==> flow/design.v <==
`timescale 1ns / 1ns
module k580vm80a
(
   input         pin_clk,        
   input         pin_f1,         
   input         pin_f2,         
   input         pin_reset,      
   output [15:0] pin_a,          
   output  [7:0] pin_dout,       
   input   [7:0] pin_din,        
   output        pin_aena,       
   output        pin_dena,       
   input         pin_hold,      
   output        pin_hlda,      
   input         pin_ready,     
   output        pin_wait,      
   input         pin_int,       
   output        pin_inte,      
   output        pin_sync,      
   output        pin_dbin,      
   output        pin_wr_n
);
wire  [7:0]    d;
reg   [7:0]    db, di;
reg   [15:0]   a;
wire           clk, f1, f2;
reg            abufena, db_ena, db_stb, dbin_pin, dbinf2;
reg            reset;
wire           ready;
wire           dbin_ext;
reg            t851, t404, t382, t383, t712, t735, t773;
reg            hold, hlda_pin;
wire           hlda, h889;
reg            wr_n, t1124, t1011, sync;
wire           ready_int;
reg   [15:0]   r16_pc, r16_hl, r16_de, r16_bc, r16_sp, r16_wz, mxo;
wire  [15:0]   mxi;
wire           mxr0, mxr1, mxr2, mxr3, mxr4, mxr5;
wire           mxwh, mxwl, mxrh, mxrl, mxw16, mxwadr;
wire           dec16, inc16, iad16;
reg            xchg_dh, xchg_tt, t3144;
wire           t1460, t1467, t1513, t1514, t1519;
wire           sy_inta, sy_wo_n, sy_hlta, sy_out, sy_m1, sy_inp, sy_memr;
reg            sy_stack;
wire           thalt, twt2;
reg            t1, t2, tw, t3, t4, t5;
reg            t1f1, t2f1, twf1, t3f1, t4f1, t5f1;
reg            m1, m2, m3, m4, m5;
reg            m1f1, m2f1, m3f1, m4f1, m5f1;
wire           start, ms0, ms1, m836, m839, m871;
reg            eom, t789, t887, t953, t976, t980;
reg            intr, inta, inte, mstart, minta;
wire           irq;
reg   [7:0]    i;
reg            i25, i14, i03;
wire           imx, acc_sel;
wire           id_op, id_io, id_in, id_popsw, id_pupsw,
               id_nop, id_lxi, id_inx, id_inr, id_dcr, id_idr, id_mvi, id_dad,
               id_dcx, id_opa, id_idm, id_hlt, id_mov, id_opm, id_pop, id_rst,
               id_cxx, id_jxx, id_rxx, id_ret, id_jmp, id_opi, id_out, id_11x,
               id_rlc, id_rxc, id_rar, id_sha, id_daa, id_cma, id_stc, id_cmc,
               id_add, id_adc, id_sub, id_sbb, id_ana, id_xra, id_ora, id_cmp,
               id_lsax, id_mvim, id_shld, id_lhld, id_mvmr, id_mvrm, id_push,
               id_xthl, id_sphl, id_pchl, id_xchg, id_call, id_eidi, id_stlda;
wire           id80, id81, id82, id83, id84, id85, id86, id00, id01,
               id02, id03, id04, id05, id06, id07, id08, id09, id10;
wire           goto, jmpflag;
reg            jmptake, tree0, tree1, tree2;
reg            t2806, t2817, t2819, t3047, t2998, t3363, t3403, t3335, t3361;
reg   [7:0]    xr, r, acc;
wire  [7:0]    x, s, c;
wire           cl, ch, daa, daa_6x, daa_x6;
wire           a398;
reg            a327, a357, a358;
wire           alu_xout, alu_xwr, alu_xrd, alu_ald, alu_awr, alu_ard,
               alu_rld, alu_r00, alu_rwr, alu_srd, alu_zrd, alu_frd;
reg            psw_z, psw_s, psw_p, psw_c, psw_ac, tmp_c;
reg            t2222, t1375, t1497, t1698, t1668, t1780, t1993, t1994;
reg            psw_ld, psw_wr, t2046, t2133, t2175;
assign clk        = pin_clk;
assign f1         = pin_f1;
assign f2         = pin_f2;
assign pin_a      = a;
assign pin_aena   = abufena;
assign pin_dout   = db;
assign pin_dena   = db_ena;
assign dbin_ext = dbinf2;
assign d[7]    = ~reset & ~alu_zrd &
               ( dbin_ext & di[7]
               | mxrl & mxo[7]
               | mxrh & mxo[15]
               | t1f1 & sy_memr
               | alu_xrd & xr[7]
               | alu_ard & acc[7]
               | alu_frd & psw_s
               | alu_srd & s[7] );
assign d[6]    = ~reset & ~alu_zrd &
               ( dbin_ext & di[6]
               | mxrl & mxo[6]
               | mxrh & mxo[14]
               | t1f1 & sy_inp
               | alu_xrd & xr[6]
               | alu_ard & acc[6]
               | alu_frd & psw_z
               | alu_srd & s[6] );
assign d[5]    = ~reset & ~alu_zrd &
               ( dbin_ext & di[5]
               | mxrl & mxo[5]
               | mxrh & mxo[13]
               | t1f1 & sy_m1
               | alu_xrd & xr[5]
               | alu_ard & acc[5]
               | alu_frd & 1'b0
               | alu_srd & s[5] );
assign d[4]    = ~reset & ~alu_zrd &
               ( dbin_ext & di[4]
               | mxrl & mxo[4]
               | mxrh & mxo[12]
               | t1f1 & sy_out
               | alu_xrd & xr[4]
               | alu_ard & acc[4]
               | alu_frd & psw_ac
               | alu_srd & s[4] );
assign d[3]    = ~reset & ~alu_zrd &
               ( dbin_ext & di[3]
               | mxrl & mxo[3]
               | mxrh & mxo[11]
               | t1f1 & sy_hlta
               | alu_xrd & xr[3]
               | alu_ard & acc[3]
               | alu_frd & 1'b0
               | alu_srd & s[3] );
assign d[2]    = ~reset & ~alu_zrd &
               ( dbin_ext & di[2]
               | mxrl & mxo[2]
               | mxrh & mxo[10]
               | t1f1 & sy_stack
               | alu_xrd & xr[2]
               | alu_ard & acc[2]
               | alu_frd & psw_p
               | alu_srd & s[2] );
assign d[1]    = ~reset & ~alu_zrd &
               ( dbin_ext & di[1]
               | mxrl & mxo[1]
               | mxrh & mxo[9]
               | t1f1 & sy_wo_n
               | alu_xrd & xr[1]
               | alu_ard & acc[1]
               | alu_frd & 1'b1
               | alu_srd & s[1] );
assign d[0]    = ~reset & ~alu_zrd &
               ( dbin_ext & di[0]
               | mxrl & mxo[0]
               | mxrh & mxo[8]
               | t1f1 & sy_inta
               | alu_xrd & xr[0]
               | alu_ard & acc[0]
               | alu_frd & psw_c
               | alu_srd & s[0] );
always @(posedge clk)
begin
   if (f2 & db_stb) db <= d;
   if (f2) abufena <=  (~twt2 | ~thalt) & ~hlda_pin;
   if (f1) db_stb <= t1 | (~sy_wo_n & t2);
   if (f1) t851 <= t1 | (~sy_wo_n & (t2 | tw | t3));
   if (f2) db_ena <= ~reset & t851;
end
always @(posedge clk)
begin
   if (f1) t404  <= pin_reset;
   if (f2) reset <= t404;
end
assign pin_hlda = hlda_pin;
assign hlda = hold & (t773 | (t3 & sy_wo_n) | (~m1 & sy_hlta) | t735);
assign h889 = t2f1 | twf1;
always @(posedge clk)
begin
   if (f1)  t712 <= ~sy_wo_n & t3;
   if (f2)  t735 <= t712;
   if (~f2) t382 <= pin_hold;
   if (f2)  t383 <= ((~t382 & hold) | t383);  
   if (~f2) t383 <= 1'b0;
   if (f2)  t773 <= hlda_pin;
   if (f1)  hlda_pin <= hlda;
end
always @(posedge clk)
begin
   if (reset)
      hold <= 1'b0;
   else
      if (f2)
         begin
            if (t382)
               begin
                  if (~sy_inta & h889) hold <= 1'b1;
               end
            else
               hold <= 1'b0;
         end
end
assign pin_dbin   = dbin_pin;
assign pin_wr_n   = wr_n;
assign pin_sync   = sync;
always @(posedge clk)
begin
   dbinf2 <= (f2 | dbin_pin) & ((t1124 & (m1f1 | ~sy_hlta)) | dbinf2);
   if (dbin_pin) di <= pin_din;
   if (f2) dbin_pin <= t1124 & (m1f1 | ~sy_hlta);
   if (f2) sync <= ~ready_int & t1011;
   if (f1) t1011 <= t1 & ~reset;
   if (f1) t1124 <= (t2 | tw) & sy_wo_n;
   if (f1) wr_n <= ~(t3 | tw) | ready_int | sy_wo_n;
end
assign ready_int = (m4 | m5) & id_dad;
assign ready = ready_int | pin_ready;
assign pin_wait = twf1;
assign      t1467    = tree1 | (id04 & t4f1 & ~id_xthl);
assign      t1519    = tree2 | (id00 & t4f1 & ~id_xthl);
assign      mxi      = inc16 ? (a + 16'h0001)
                     : dec16 ? (a - 16'h0001)
                     : a;
assign      inc16    = iad16 & ~dec16;
assign      dec16    = iad16 & id05 & (t4f1 | t5f1 | m4f1 | m5f1);
assign      iad16    = ~(id00 & (t4f1 | t5f1)) & (~minta | m5 | t3144);
assign      mxw16    = t3403;
assign      mxwadr   = t3363 | (t4f1 & ~id_dad & ~id_hlt);
assign      t1513    = (t4f1 & id07) | t3335;
assign      t1514    = (t4f1 & id08) | t3361;
assign      mxrh     = t2998 | (id08 & t4f1 & ~i03);
assign      mxrl     = t3047 | (id08 & t4f1 & i03);
assign      mxwh     = t2817 | (t2806 & ~i03);
assign      mxwl     = t2819 | (t2806 & i03);
assign      mxr0     = tree0;
assign      mxr1     =  xchg_dh & (((t1513 | t1514) & (~i14 & i25)) | t1519)
                     | ~xchg_dh & (t1513 | t1514) & (i14 & ~i25);
assign      mxr2     =  xchg_dh & (t1513 | t1514) & (i14 & ~i25)
                     | ~xchg_dh & (((t1513 | t1514) & (~i14 & i25)) | t1519);
assign      mxr3     = (t1513 | t1514) & (~i14 & ~i25);
assign      mxr4     = t1467 | (t1513 & i14 & i25);
assign      mxr5     = ~(t1467 | t1513 | t1514 | t1519 | mxr0);
always @ (posedge clk)
begin
      if (f1) t3144 <= t4 | t5 | (m4 & ~id02);
      xchg_tt <= id_xchg & t2;
      xchg_dh <= ~reset & ((xchg_tt & ~(id_xchg & t2)) ? ~xchg_dh : xchg_dh);
end
always @ (*)
case ({mxr0, mxr1, mxr2, mxr3, mxr4, mxr5})
   6'b100000:  mxo = r16_pc;
   6'b010000:  mxo = r16_hl;
   6'b001000:  mxo = r16_de;
   6'b000100:  mxo = r16_bc;
   6'b000010:  mxo = r16_sp;
   6'b000001:  mxo = r16_wz;
   default:    mxo = 16'h0000;
endcase
always @ (posedge clk)
if (f2)
begin
   if (mxwadr) a <= mxo;
   if (mxw16)
      begin
         if (mxr0) r16_pc <= mxi;
         if (mxr1) r16_hl <= mxi;
         if (mxr2) r16_de <= mxi;
         if (mxr3) r16_bc <= mxi;
         if (mxr4) r16_sp <= mxi;
         if (mxr5) r16_wz <= mxi;
      end
   else
      begin
         if (mxwl)
            begin
               if (mxr0) r16_pc[7:0] <= d;
               if (mxr1) r16_hl[7:0] <= d;
               if (mxr2) r16_de[7:0] <= d;
               if (mxr3) r16_bc[7:0] <= d;
               if (mxr4) r16_sp[7:0] <= d;
               if (mxr5) r16_wz[7:0] <= d;
            end
         if (mxwh)
            begin
               if (mxr0) r16_pc[15:8] <= d;
               if (mxr1) r16_hl[15:8] <= d;
               if (mxr2) r16_de[15:8] <= d;
               if (mxr3) r16_bc[15:8] <= d;
               if (mxr4) r16_sp[15:8] <= d;
               if (mxr5) r16_wz[15:8] <= d;
            end
      end
end
assign sy_hlta = id_hlt;
assign sy_m1   = m1;
assign sy_inp  = m5 & id_in;
assign sy_out  = m5 & id_out;
assign sy_inta = inta;
assign sy_memr = sy_wo_n & ~sy_inp & ~minta;
assign sy_wo_n  = m1 | m2 | m3 | (((m4 & ~id86) | (m5 & ~id85)) & ~ready_int);
always @(posedge clk)
begin
   if (f1)
      begin
         sy_stack <= (t1 & t1460)
                   | (t3 & m3 & id_cxx & ~jmptake)
                   | (t5 & m1 & id_rxx & ~jmptake);
      end
end
assign twt2    = (t2f1 | twf1) & ~start;
assign thalt   = ~m1 & sy_hlta;
always @(posedge clk)
begin
   if (f1)
      begin
         t1f1 <= t1 & ~reset;  
         t2f1 <= t2;
         twf1 <= tw;
         t3f1 <= t3;
         t4f1 <= t4;
         t5f1 <= t5;
      end
   if (f2)
      begin
         t1 <= start;
         t2 <= ~start & t1f1;
         tw <= ~start & (t2f1 | twf1) & (~ready | thalt);
         t3 <= ~start & (t2f1 | twf1) &  ready & ~thalt;
         t4 <= ~start & t3f1 & ms0 & ~ms1;
         t5 <= ~start & t4f1 & ms0 & ~ms1;
      end
end
assign m836 = m1f1 & id82;
assign m839 = ~t976 | ~sy_hlta;
assign m871 = t789 | id81;
assign start = ~m839
             | t953
             | (eom & ~(hold & t887))
             | (f2 & ((~t382 & hold) | t383) & ~(twf1 | t3f1 | t4f1 | t5f1));
assign ms0 = ~reset & m839 & ~(sy_stack & ~t1f1) & ~(eom & ~m836);
assign ms1 = ~reset & m839 & ~(sy_stack & ~t1f1) & ~(m871 & ~m836) & eom;
always @(posedge clk)
begin
   if (f1)
      begin
         t789 <= (id84 & m3) | (id83 & ~id_mvim & m4) | m5;
         t887 <= hold;
         t953 <= reset;
         t976 <= t980 & m4;
         eom <= t5
              | t4 & m1 & id80
              | t3 & m2
              | t3 & m3
              | t3 & m4
              | t3 & m5 & ~id_xthl;
      end
   if (f2)
      begin
         t980 <= sy_inta;
      end
end
always @(posedge clk)
begin
   if (f1)
      begin
         m1f1 <= m1;
         m2f1 <= m2;
         m3f1 <= m3;
         m4f1 <= m4;
         m5f1 <= m5;
      end
   if (f2)
      begin
         m1 <= (~ms0 & ~ms1) | (~ms1 & m1f1);
         m2 <= (~ms0 | ~ms1) & ((ms0 & m2f1) | (ms1 & m1f1));
         m3 <= (ms0 & m3f1) | (ms1 & m2f1);
         m4 <= (ms0 & m4f1) | (ms1 & m3f1) | (ms0 & ms1);
         m5 <= (ms0 & m5f1) | (ms1 & m4f1);
      end
end
assign irq = intr & inte & ~reset & ~hold;
assign pin_inte = inte;
always @(posedge clk)
begin
   if (f2) intr <= pin_int;
   if (f2) mstart <= ~ms0 & ~ms1;
   if (sy_inta) minta <= 1;
   if (f1 & t1 & m1) minta <= 0;
end
always @(posedge clk or posedge reset)
begin
   if (reset)
      begin
         inta <= 0;
         inte <= 0;
      end
   else
      begin
         if (f1)
            begin
               if (irq & ((tw & sy_hlta) | (mstart & ~id_eidi))) inta <= 1;
               if (~intr | id_eidi | (t5 & id_rst)) inta <= 0;
            end
         if (f2)
            begin
               if (t1f1 & id_eidi) inte <= i[3];
               if (t1f1 & sy_inta) inte <= 0;
            end
      end
end
function cmp
(
   input [7:0] i,
   input [7:0] c,
   input [7:0] m
);
   cmp = &(~(i ^ c) | m);
endfunction
assign imx     = ~(id_op | (id_mov & t4));
assign acc_sel = imx ? (i[5:3] == 3'b111) : (i[2:0] == 3'b111);
assign jmpflag =    (psw_c &  i14 & ~i25)     
                  | (psw_p & ~i14 &  i25)     
                  | (psw_z & ~i14 & ~i25)     
                  | (psw_s &  i14 &  i25);    
always @(posedge clk)
begin
   if (~f2 & (reset | (m1 & t3))) i <= pin_din;
   if (f1)
      begin
         i25 <= imx ? i[5] : i[2];
         i14 <= imx ? i[4] : i[1];
         i03 <= imx ? i[3] : i[0];
      end
end
assign goto    = id_rst | id_jmp | id_call | (jmptake & (id_cxx | id_jxx));
assign t1460   = (t1 & ( (m2 & id00)
                      | (m3 & id00)
                      | (m4 & (id01 | id04))
                      | (m5 & (id01 | id04)))
               | t2 & ( (m2 & id00)
                      | (m4 & id01)
                      | (m5 & id01))
               | t3 & ( (m4 & (id04 | id_sphl)))
               | t5 & ( (m1 & (id04 | id_sphl)))) & ~(~jmptake & id_cxx & t5);
always @(posedge clk)
begin
   if (f2 & t4f1)
      begin
         jmptake <= i03 ? jmpflag : ~jmpflag;
      end
   if (f1)
      begin
         tree0 <= t1 & ( (m1 & ~goto)
                       | (m2 & ~id_xthl)
                       | (m3 & ~id_xthl)
                       | (m4 & id02))
                | t2 & (  m1
                       | (m2 & ~id_xthl)
                       | (m3 & ~id_xthl)
                       | (m4 & (id02 | id_rst | id_cxx | id_call))
                       | (m5 & (id_rst | id_cxx | id_call)))
                | t3 & ( (m4 & (id_ret | id_rxx))
                       | (m5 & (id_ret | id_rxx)))
                | t5 & id_pchl;
         tree1 <= t1460;
         tree2 <= t1 & ( (m4 & (id_mov | id_idr | id_op))
                       | (m5 & id08))
                | t2 & ( (m4 & (id_shld | id00 | id_dad))
                       | (m5 & (id_shld | id00 | id_dad)))
                | t3 & ( (m4 & (id_lhld | id_dad))
                       | (m5 & (id_lhld | id_dad)))
                | t5 & m5;
         t2806 <= id08 & ((t3 & m4) | (t5 & m1));
         t2817 <= reset | (t3 & (m1 | m3 | (m4 & id_io) | (m5 & id06)));
         t2819 <= reset | (t3 & (m2 | (m4 & id06) | (m5 & id_rst)));
         t3047 <= m4 & (t1 | t2) & id_dad
                | t2 & ((m4 & id_shld) | (m5 & id03));
         t2998 <= (t1 | t2) & m5 & id_dad
                | t2 & ((m5 & id_shld) | (m4 & id03));
         t3403 <= t2 & ( (m1 | m2)
                       | (m3 & ~id_xthl)
                       | ((m4 | m5) & ~id_dad & ~id09))
                | t3 & m4 & id09
                | t5 & (m5 | (m1 & ~id08));
         t3363 <= t1 & (m1 | m2 | m3 | ((m4 | m5) & ~id_hlt & ~id_dad));
         t3335 <= id07 & ((t1 & (m4 | m5)) | (t3 & (m2 | m3)) | t5);
         t3361 <= t1 & m4 & id_lsax
                | t2 & id10 & ~sy_wo_n
                | t3 & id10 & sy_wo_n & (m4 | m5)
                | t5 & id08 & m1;
      end
end
assign id_nop     = cmp(i, 8'b00xxx000, 8'b00111000);
assign id_lxi     = cmp(i, 8'b00xx0001, 8'b00110000);
assign id_lsax    = cmp(i, 8'b000xx010, 8'b00011000);
assign id_inx     = cmp(i, 8'b00xx0011, 8'b00110000);
assign id_inr     = cmp(i, 8'b00xxx100, 8'b00111000);
assign id_dcr     = cmp(i, 8'b00xxx101, 8'b00111000);
assign id_idr     = cmp(i, 8'b00xxx10x, 8'b00111001);
assign id_mvi     = cmp(i, 8'b00xxx110, 8'b00111000);
assign id_dad     = cmp(i, 8'b00xx1001, 8'b00110000);
assign id_dcx     = cmp(i, 8'b00xx1011, 8'b00110000);
assign id_opa     = cmp(i, 8'b00xxx111, 8'b00111000);
assign id_idm     = cmp(i, 8'b0011010x, 8'b00000001);
assign id_stlda   = cmp(i, 8'b0011x010, 8'b00001000);
assign id_mvim    = cmp(i, 8'b00110110, 8'b00000000);
assign id_shld    = cmp(i, 8'b00100010, 8'b00000000);
assign id_lhld    = cmp(i, 8'b00101010, 8'b00000000);
assign id_mvmr    = cmp(i, 8'b01110xxx, 8'b00000111) & ~id_hlt;
assign id_mvrm    = cmp(i, 8'b01xxx110, 8'b00111000) & ~id_hlt;
assign id_hlt     = cmp(i, 8'b01110110, 8'b00000000);
assign id_mov     = cmp(i, 8'b01xxxxxx, 8'b00111111);
assign id_op      = cmp(i, 8'b10xxxxxx, 8'b00111111);
assign id_opm     = cmp(i, 8'b10xxx110, 8'b00111000);
assign id_pop     = cmp(i, 8'b11xx0001, 8'b00110000);
assign id_push    = cmp(i, 8'b11xx0101, 8'b00110000);
assign id_rst     = cmp(i, 8'b11xxx111, 8'b00111000);
assign id_xthl    = cmp(i, 8'b11100011, 8'b00000000);
assign id_sphl    = cmp(i, 8'b11111001, 8'b00000000);
assign id_pchl    = cmp(i, 8'b11101001, 8'b00000000);
assign id_xchg    = cmp(i, 8'b11101011, 8'b00000000);
assign id_cxx     = cmp(i, 8'b11xxx100, 8'b00111000);
assign id_jxx     = cmp(i, 8'b11xxx010, 8'b00111000);
assign id_rxx     = cmp(i, 8'b11xxx000, 8'b00111000);
assign id_ret     = cmp(i, 8'b110x1001, 8'b00010000);
assign id_call    = cmp(i, 8'b11xx1101, 8'b00110000);
assign id_eidi    = cmp(i, 8'b1111x011, 8'b00001000);
assign id_jmp     = cmp(i, 8'b1100x011, 8'b00001000);
assign id_io      = cmp(i, 8'b1101x011, 8'b00001000);
assign id_opi     = cmp(i, 8'b11xxx110, 8'b00111000);
assign id_in      = cmp(i, 8'b11011011, 8'b00000000);
assign id_popsw   = cmp(i, 8'b11110001, 8'b00000000);
assign id_out     = cmp(i, 8'b11010011, 8'b00000000);
assign id_11x     = cmp(i, 8'b11xxxxxx, 8'b00111111);
assign id_pupsw   = cmp(i, 8'b11110101, 8'b00000000);
assign id_rxc     = ~i[5] & i[3] & id_opa;
assign id_sha     = ~i[5]        & id_opa;
assign id_rlc     = (i[5:3] == 3'b000) & id_opa;
assign id_rar     = (i[5:3] == 3'b011) & id_opa;
assign id_daa     = (i[5:3] == 3'b100) & id_opa;
assign id_cma     = (i[5:3] == 3'b101) & id_opa;
assign id_stc     = (i[5:3] == 3'b110) & id_opa;
assign id_cmc     = (i[5:3] == 3'b111) & id_opa;
assign id_add     = (i[5:3] == 3'b000) & (id_op | id_opi);
assign id_adc     = (i[5:3] == 3'b001) & (id_op | id_opi);
assign id_sub     = (i[5:3] == 3'b010) & (id_op | id_opi);
assign id_sbb     = (i[5:3] == 3'b011) & (id_op | id_opi);
assign id_ana     = (i[5:3] == 3'b100) & (id_op | id_opi);
assign id_xra     = (i[5:3] == 3'b101) & (id_op | id_opi);
assign id_ora     = (i[5:3] == 3'b110) & (id_op | id_opi);
assign id_cmp     = (i[5:3] == 3'b111) & (id_op | id_opi);
assign id80       = id_lxi  | id_pop   | id_opm  | id_idm  | id_dad
                  | id_xthl | id_xchg  | id_jxx  | id_ret  | id_eidi
                  | id_nop  | id_stlda | id_mvmr | id_mvrm | id_hlt
                  | id_opa  | id_mvim  | id_jmp  | id_io   | id_opi
                  | id_mvi  | id_lsax  | id_lhld | id_shld | id_op;
assign id81       = id_dcx  | id_inx   | id_sphl | id_pchl | id_xchg
                  | id_eidi | id_nop   | id_opa  | id_op   | id_mov
                  | (id_idr & ~id82);
assign id82       = id_pop  | id_push  | id_opm  | id_idm  | id_dad
                  | id_rst  | id_ret   | id_rxx  | id_mvrm | id_mvmr
                  | id_hlt  | id_mvim  | id_io   | id_opi  | id_mvi
                  | id_lsax;
assign id83       = id_opm  | id_stlda | id_mvmr | id_mvrm | id_opi
                  | id_mvi  | id_lsax;
assign id84       = id_lxi  | id_jxx   | id_jmp;
assign id85       = id_push | id_idm   | id_rst  | id_xthl | id_cxx
                  | id_call | id_mvim  | id_shld | (id_io & ~i[3]);
assign id86       = id_push | id_rst   | id_xthl | id_cxx  | id_call
                  | id_mvmr | id_shld  | (~i[3] & (id_lsax | id_stlda));
assign id00       = id_xthl   | id_pchl  | id_sphl;
assign id01       = id_pop    | id_rxx   | id_ret;
assign id02       = id_mvi    | id_opi   | id_io;
assign id03       = id_rst    | id_push  | id_xthl | id_cxx  | id_call;
assign id04       = id_rst    | id_push  | id_xthl | id_cxx  | id_call;
assign id05       = id_rst    | id_push  | id_xthl | id_cxx  | id_call | id_dcx;
assign id06       = id_pop    | id_rxx   | id_ret  | id_dad  | id_lhld | id_io;
assign id07       = id_dcx    | id_inx   | id_lxi  | id_dad;
assign id08       = id_mov    | id_mvi   | id_idr  | id_op;
assign id09       = id_rst    | id_push  | id_xthl | id_cxx  | id_call | id_shld;
assign id10       = id_pop    | id_push  | id_mvrm | id_mvi;
assign alu_xwr  =  (a327 | t4f1 & (id_rst | id_out | ~id_11x));
assign alu_xout = ~(id_sub | id_sbb | id_cmp | id_cma);
assign alu_xrd  = t1698 | a358;
assign x = alu_xout ? xr : ~xr;
assign alu_ald = t2222 & ( id_adc | id_add | id_daa | id_xra | id_sbb
                         | id_sub | id_ana | id_ora | id_sha | id_cma);
assign alu_ard = t1375 | a398;
assign alu_awr = t1497 | a357;
assign alu_r00 = id_dcr & t4f1;
assign alu_srd = t1668;
assign alu_rwr = t1780;
assign alu_rld = t4f1 & (id_sha | id_op | id_opi);
assign daa = id_daa & t4f1;
assign daa_x6 = (acc[3] & (acc[2] | acc[1])) | psw_ac;
assign daa_6x = ((acc[3] & (acc[2] | acc[1])) & acc[4] & acc[7])
              | (acc[7] & (acc[6] | acc[5])) | tmp_c;
assign s  = {7'b0000000, id_rlc & c[7]}
          | ((id_rxc | id_ora | id_ana | id_xra) ? 8'h00 : (x + r + cl))
          | (id_rxc  ? {ch, r[7:1]} : 8'h00)
          | (id_ora  ? (x | r) : 8'h00)
          | (id_ana  ? (x & r) : 8'h00)
          | (id_xra  ? (x ^ r) : 8'h00);
assign cl = tmp_c & ~id_daa & ~id_rlc & ~id_ora & ~id_xra & ~id_rxc;
assign ch = tmp_c & id_rar | r[0] & ~id_rar;
assign c[0] = (r[0] & x[0]) | (cl & (r[0] | x[0]));
assign c[1] = (r[1] & x[1]) | (c[0] & (r[1] | x[1]));
assign c[2] = (r[2] & x[2]) | (c[1] & (r[2] | x[2]));
assign c[3] = (r[3] & x[3]) | (c[2] & (r[3] | x[3]));
assign c[4] = (r[4] & x[4]) | (c[3] & (r[4] | x[4]));
assign c[5] = (r[5] & x[5]) | (c[4] & (r[5] | x[5]));
assign c[6] = (r[6] & x[6]) | (c[5] & (r[6] | x[6]));
assign c[7] = (r[7] & x[7]) | (c[6] & (r[7] | x[7]));
assign alu_frd = t2046;  
assign alu_zrd = m1f1 & t3f1;
assign a398 = t1993 & ((t1994 & id08) | id_opa | id_stlda | id_lsax | id_io);
always @(posedge clk)
begin
   if (f1)
      begin
         t1375 <= t2 & m4 & id_pupsw;
         t1497 <= t3 & m5 & id_popsw;
         t1698 <= t5 & m1 & ~id_inr & ~id_dcr
                | t3 & m5 & id_rst;
         t1668 <= t2 & m5 & (id_inr | id_dcr)
                | t3 & m5 & id_dad
                | t3 & m4 & id_dad
                | t5 & m1 & (id_inr | id_dcr);
         t1780 <= t3 & m1
                | t1 & (m4 | m5) & id_dad;
         t2222 <= (t2 & m1) | (t1 & m5);
         a327  <= t3 & m4 & ~(id_dad | id_out | id_rst)
                | t2 & (m4 | m5) & id_dad;
         a357  <= t3 & m5 & (id_io | id_mvim) & sy_wo_n
                | t3 & m4 & (id_stlda | id_lsax | id_mvmr) & sy_wo_n
                | acc_sel & id08 & (t5 & m1 | t3 & m4);
         a358  <= t2 &  ~sy_wo_n & (id_io | id_mvim | id_stlda | id_lsax | id_mvmr);
         psw_ld   <= t3 & m4 & id_popsw;
         psw_wr   <= t2 & m1 & (id_opi | id_inr | id_dcr | id_daa | id_op);
         t2046    <= t2 & m5 & id_pupsw;   
         t1993    <= t4 & m1;
         t1994    <= acc_sel;
         t2133    <= ~id_rxc & c[7];
         t2175    <= t3 & m1
                   | t2 & m5 & id_dad;
      end
end
always @(posedge clk)
begin
   if (f2)
      begin
         if (alu_xwr) xr <= id_rst ? (i & 8'b00111000) : d;
         if (alu_awr) acc <= d;
         if (alu_ald) acc <= s;
         if (alu_rld) r <= acc;
         if (alu_rwr) r <= d;
         if (alu_r00) r <= 8'hff;
         if (daa)
            begin
               r[1] <= daa_x6;
               r[2] <= daa_x6;
               r[5] <= daa_6x;
               r[6] <= daa_6x;
            end
         if (psw_ld)
            begin
               psw_c  <= d[0];  
               psw_p  <= d[2];
               psw_ac <= d[4];
               psw_z  <= d[6];
               psw_s  <= d[7];
            end
         if (psw_wr)
            begin
               psw_p  <= ~(^s);
               psw_ac <= (c[3] & ~id_xra & ~id_ora & ~id_rxc) | (id_ana & (x[3] | r[3]));
               psw_z  <= ~(|s);
               psw_s  <= s[7];
            end
         if (t2222)
            begin
               if (id_xra | id_stc | id_ora | id_ana | id_cmc)
                  psw_c <= ~tmp_c;
               if (id_cmp | id_sbb | id_sub)
                  psw_c <= ~(t2133 | id_rxc & x[0]);
               if (id_dad | id_sha | id_adc | id_add)
                  psw_c <= t2133 | id_rxc & x[0];
            end
         if (daa & daa_6x)
                  psw_c <= 1'b1;
         if (t2175)
            tmp_c <= psw_c;
         if (t4f1)
            begin
               if (id_sbb)
                  tmp_c <= ~psw_c;
               if (id_inr | id_ora | id_xra | id_ana | id_cmp | id_sub)
                  tmp_c <= 1'b1;
               if (id_dad | id_cma | id_dcr | id_add | id_stc)
                  tmp_c <= 1'b0;
            end
      end
end
endmodule
# == From RTL to reports: k580vm80a ==
# What the tools print for k580vm80a, step after step.
# Line numbers count from 1 in the design file above.
# A cell with - has no value.
# setup
design,k580vm80a
clock_port,pin_clk
cell_library,sky130hd
pvt_corner,tt_025C_1v80

# == Elaborated design ==
# Counts by Yosys on the flattened word-level netlist (proc, flatten, opt, wreduce; memories kept). Register bits leave out memories and registers merged into their read ports (data or address). Print and check cells are left out. Cells with the same type and inputs are merged into one.
# bits
regBits,253
input_bits,15
out_inout_bits,32
# classes
add_sub_neg,4
equal,18
mux,106
n_logic,916
reduce_logical,75
# op_table
operator,count
two-way mux 8 bit,50
OR 1 bit,384
AND 1 bit,372
NOT 8 bit,44
AND reduction 8 bit,12
case mux 16 bit (select 6 bit),1
NOT 1 bit,74
AND reduction 5 bit,13
two-way mux 1 bit,50
AND reduction 6 bit,8
AND reduction 7 bit,6
OR 8 bit,5
NOT 5 bit,7
NOT 3 bit,11
two-way mux 16 bit,2
AND reduction 3 bit,10
NOT 6 bit,5
AND reduction 2 bit,12
NOT 4 bit,5
adder 16 x 1 -> 16 bit (second input constant),1
subtractor 16 x 1 -> 16 bit (second input constant),1
equality test 3 bit (second input constant),5
NOT 2 bit,6
nonzero test 2 bit,6
AND reduction 4 bit,3
OR 1 x 8 -> 8 bit,1
adder 8 x 1 -> 8 bit,1
adder 8 bit,1
# Not listed: further kinds 19, cells in them 23.

# == Depth ==
# Depth = most cells in a row (Yosys ltp): at word level without a register or memory, in the mapped netlist without a sequential cell, where the memories' decode and read muxes count.
# logic_depth
depth_word,40
ABC_AREA,0
depth_mapped,22
mapped_depth_nobuf,19

# == After synthesis ==
# The flow's flattened synthesis, as Yosys stat reports it; memories are mapped. The netlist is that of the ABC_AREA named above (0 if unset); the other value can give another one.
# types
cell,count,area_total_um2
sky130_fd_sc_hd__edfxtp_1,245,7.36E+03
sky130_fd_sc_hd__nand2_1,141,529.258
sky130_fd_sc_hd__a21oi_1,82,410.394
sky130_fd_sc_hd__o21ai_0,81,405.389
sky130_fd_sc_hd__nor2_1,107,401.635
sky130_fd_sc_hd__ha_1,21,262.752
sky130_fd_sc_hd__nand3_1,47,235.226
sky130_fd_sc_hd__inv_1,51,191.434
sky130_fd_sc_hd__clkbuf_1,43,161.405
sky130_fd_sc_hd__nor3_1,32,160.154
sky130_fd_sc_hd__a222oi_1,15,150.144
sky130_fd_sc_hd__xor2_1,17,148.893
sky130_fd_sc_hd__nand2b_1,21,131.376
sky130_fd_sc_hd__a221oi_1,14,122.618
sky130_fd_sc_hd__a22o_1,14,122.618
sky130_fd_sc_hd__dfxtp_1,6,120.115
sky130_fd_sc_hd__mux2i_1,12,120.115
sky130_fd_sc_hd__o211ai_1,16,120.115
# Not listed: further types 81, cells in them 354.
# synth_totals
cell_count,1319
area_um2,14097.3
flip_flops,253

# == Worst setup path after synthesis ==
# Path of least setup slack by OpenSTA after synthesis, without wires, with an ideal clock, recovery checks aside; 20% of the period is set as input and as output delay. Where synthesis merged equal registers, the netlist keeps one of their names.
# synth_path
kind,register -> register
startpoint,register i[2]
endpoint,register psw_p
tclk_ns,8.0
launch_ns,0.000
t_arrival_ns,4.650
setup_slack_ns,3.078
delay_ns,4.922
path_stages,22
path_buffers,3
synth_period_reached_ns,4.922
# "delay_ns" is the arrival time less input delay plus setup time.
# "path_stages": output pins that drive a net of the path, with the launching flip-flop's if there is one; two outputs of one cell count as two.
# "synth_period_reached_ns" = period - worst setup slack (recovery checks aside). The figure is calculated, with input and output delays left at 20% of the set period.
# The rows between start and end are the longest chain of elaborated cells between them; the timing report does not say that the signal goes this way. Where chains are equally long, one stands for them.
# A line is the first line of the expression or statement that the cell stems from. Yosys adds cells for indexed reads and writes and turns some case tables into memories.
# synth_via
cell_sequence,sky130_fd_sc_hd__edfxtp_1 -> sky130_fd_sc_hd__buf_4 -> sky130_fd_sc_hd__buf_2 -> sky130_fd_sc_hd__nand3b_1 -> sky130_fd_sc_hd__a21oi_1 -> sky130_fd_sc_hd__buf_2 -> sky130_fd_sc_hd__a22oi_1 -> sky130_fd_sc_hd__o21ai_1 -> sky130_fd_sc_hd__xor2_1 -> sky130_fd_sc_hd__inv_1 -> sky130_fd_sc_hd__ha_1 -> sky130_fd_sc_hd__nor2b_1 -> sky130_fd_sc_hd__o21ai_0 -> sky130_fd_sc_hd__a21oi_1 -> sky130_fd_sc_hd__o21a_1 -> sky130_fd_sc_hd__o21a_1 -> sky130_fd_sc_hd__or3_1 -> sky130_fd_sc_hd__a31oi_1 -> sky130_fd_sc_hd__ha_1 -> sky130_fd_sc_hd__xor2_1 -> sky130_fd_sc_hd__xnor2_1 -> sky130_fd_sc_hd__o22ai_1
elab_chain_cells,35
# synth_lines
item,line,rtl
start: declaration,54,reg   [7:0]    i;
start: assignment,425,if (~f2 & (reset | (m1 & t3))) i <= pin_din;
NOT 3 bit,-,
NOT 8 bit,415,cmp = &(~(i ^ c) | m);
AND reduction 5 bit,415,
AND 1 bit,538,assign id_daa     = (i[5:3] == 3'b100) & id_opa;
NOT 1 bit,602,assign cl = tmp_c & ~id_daa & ~id_rlc & ~id_ora & ~id_xra & ~id_rxc;
AND 1 bit (5 in a row),602,
AND 1 bit,604,assign c[0] = (r[0] & x[0]) | (cl & (r[0] | x[0]));
[... 14 more ...],-,
OR 1 bit,611,assign c[7] = (r[7] & x[7]) | (c[6] & (r[7] | x[7]));
AND 1 bit,596,"assign s  = {7'b0000000, id_rlc & c[7]}"
OR 1 x 8 -> 8 bit,596,
OR 8 bit (4 in a row),596,
parity 8 bit,673,psw_p  <= ~(^s);
NOT 1 bit,673,
two-way mux 1 bit,671,if (psw_wr)
end: assignment,666,psw_p  <= d[2];
end: assignment,673,
end: declaration,77,"reg            psw_z, psw_s, psw_p, psw_c, psw_ac, tmp_c;"

# == Worst path after layout ==
# From the final timing report of job 2: the path of least setup slack in the routed layout; clock arrival at registers is part of the times.
# layout_path
kind,register -> register
startpoint,register i[2]
endpoint,register r16_wz[9]
tclk_ns,3.88
launch_ns,0.58
t_arrival_ns,4.60
setup_slack_ns,-0.40
path_stages,22
path_buffers,6
# The rows between start and end are the longest chain of elaborated cells between them; the timing report does not say that the signal goes this way. Where chains are equally long, one stands for them.
# The path ends at the data pin of a flip-flop with enable; ways to the enable are not counted.
# layout_via
cell_sequence,sky130_fd_sc_hd__edfxtp_1 -> sky130_fd_sc_hd__buf_6 -> sky130_fd_sc_hd__and3b_2 -> sky130_fd_sc_hd__o21ai_2 -> sky130_fd_sc_hd__buf_4 -> sky130_fd_sc_hd__nor2_4 -> sky130_fd_sc_hd__nand2_2 -> sky130_fd_sc_hd__o21ai_4 -> sky130_fd_sc_hd__xor2_2 -> sky130_fd_sc_hd__buf_4 -> sky130_fd_sc_hd__ha_1 -> sky130_fd_sc_hd__buf_4 -> sky130_fd_sc_hd__o21ai_0 -> sky130_fd_sc_hd__o21ai_0 -> sky130_fd_sc_hd__a222oi_1 -> sky130_fd_sc_hd__buf_4 -> sky130_fd_sc_hd__o21ai_1 -> sky130_fd_sc_hd__a21oi_2 -> sky130_fd_sc_hd__o211ai_1 -> sky130_fd_sc_hd__a221oi_2 -> sky130_fd_sc_hd__o2bb2ai_1 -> sky130_fd_sc_hd__buf_4
elab_chain_cells,29
# layout_lines
item,line,rtl
start: declaration,54,reg   [7:0]    i;
start: assignment,425,if (~f2 & (reset | (m1 & t3))) i <= pin_din;
NOT 5 bit,-,
NOT 8 bit,415,cmp = &(~(i ^ c) | m);
AND reduction 5 bit,415,
OR 1 bit (4 in a row),573,assign id04       = id_rst    | id_push  | id_xthl | id_cxx  | id_call;
AND 1 bit (2 in a row),217,assign      t1467    = tree1 | (id04 & t4f1 & ~id_xthl);
OR 1 bit,217,
OR 1 bit (4 in a row),240,assign      mxr5     = ~(t1467 | t1513 | t1514 | t1519 | mxr0);
[... 2 more ...],-,
case mux 16 bit (select 6 bit),248,"case ({mxr0, mxr1, mxr2, mxr3, mxr4, mxr5})"
AND 1 bit,144,| mxrl & mxo[1]
OR 1 bit (7 in a row),143,( dbin_ext & di[1]
AND 1 bit,142,assign d[1]    = ~reset & ~alu_zrd &
two-way mux 8 bit,288,if (mxr5) r16_wz[15:8] <= d;
two-way mux 8 bit,281,if (mxwh)
two-way mux 8 bit,261,if (mxw16)
end: assignment,268,if (mxr5) r16_wz <= mxi;
end: assignment,288,
end: declaration,36,"reg   [15:0]   r16_pc, r16_hl, r16_de, r16_bc, r16_sp, r16_wz, mxo;"

# Measured results for k580vm80a: 6 stored runs of the Yosys and OpenROAD flow on sky130hd. The settings differ; the order carries no meaning. The constraints put input and output delay at 20% of the set period each and load the outputs with 0.01 pF.
# By "achievedPeriod_ns" is meant the clock period of the run minus its worst setup slack. This is arithmetic on one report: input and output delays are still those of the set period (20% each).
# "worst_path_allowed_less_slack_ns" is the time allowed to the run's worst setup path (the clock period less input and output delay, where it has them) less its slack. Clock arrival times count: a late capture clock shortens it, a late launch clock lengthens it.
# "totalPower_mw" rests on the timing tool's default activity at the inputs, not on a simulated workload.
# Settings: - = not set for that run.
# Results: - = not shown.
setting or result,job 1,job 2,job 3,job 4,job 5,job 6
ABC_AREA,1,-,1,0,-,-
CELL_PAD_IN_SITES_GLOBAL_PLACEMENT,2,-,-,-,-,-
CORE_MARGIN,3,5,2,2,8,2
CORE_UTILIZATION,72,40,31,65,70,40
MAX_ROUTING_LAYER,met5,-,met4,met5,-,-
SETUP_SLACK_MARGIN,1.02,-,-,-0.5,0.01,-
SLEW_MARGIN,20,0,40,20,20,20
period_ns,3.88,3.88,4.55,8.39,5.62,8.58
CAP_MARGIN,20,40,20,15,30,20
CTS_CLUSTER_SIZE,-,56,-,96,-,-
GPL_TIMING_DRIVEN,-,1,-,-,0,-
MIN_ROUTING_LAYER,-,met2,-,met1,met1,-
TNS_END_PERCENT,-,35,-,-,100,-
CELL_PAD_IN_SITES_DETAIL_PLACEMENT,-,-,-,2,2,-
CTS_CLUSTER_DIAMETER,-,-,-,40,65,-
PLACE_DENSITY_LB_ADDON,-,-,-,0.3,0.14,-
ys_area_um2,-,14097.3,13155.1,-,-,14097.3
total_die_area_um2,-,39097.2,44100.0,-,-,36760.4
finalUtil_pct,-,53.8,37.3,-,-,46.0
ws_setup_ns,-,-0.400,0.320,-,-,2.441
fin_tns_ns,-,-30.017,0.000,-,-,0.000
final_hold_ws_ns,-,0.419,0.421,-,-,0.425
totalPower_mw,-,8.232,6.134,-,-,3.375
achievedPeriod_ns,-,4.280,4.230,-,-,6.139
worst_path_allowed_less_slack_ns,-,4.28,4.23,-,-,6.14
critical_path_kind,-,register -> register,register -> register,-,-,register -> register
# Job 1: not finished: placement ended with error GPL-0301
# Job 4: not finished: placement ended with error DPL-0033
# Job 5: not finished: placement ended with error DPL-0033
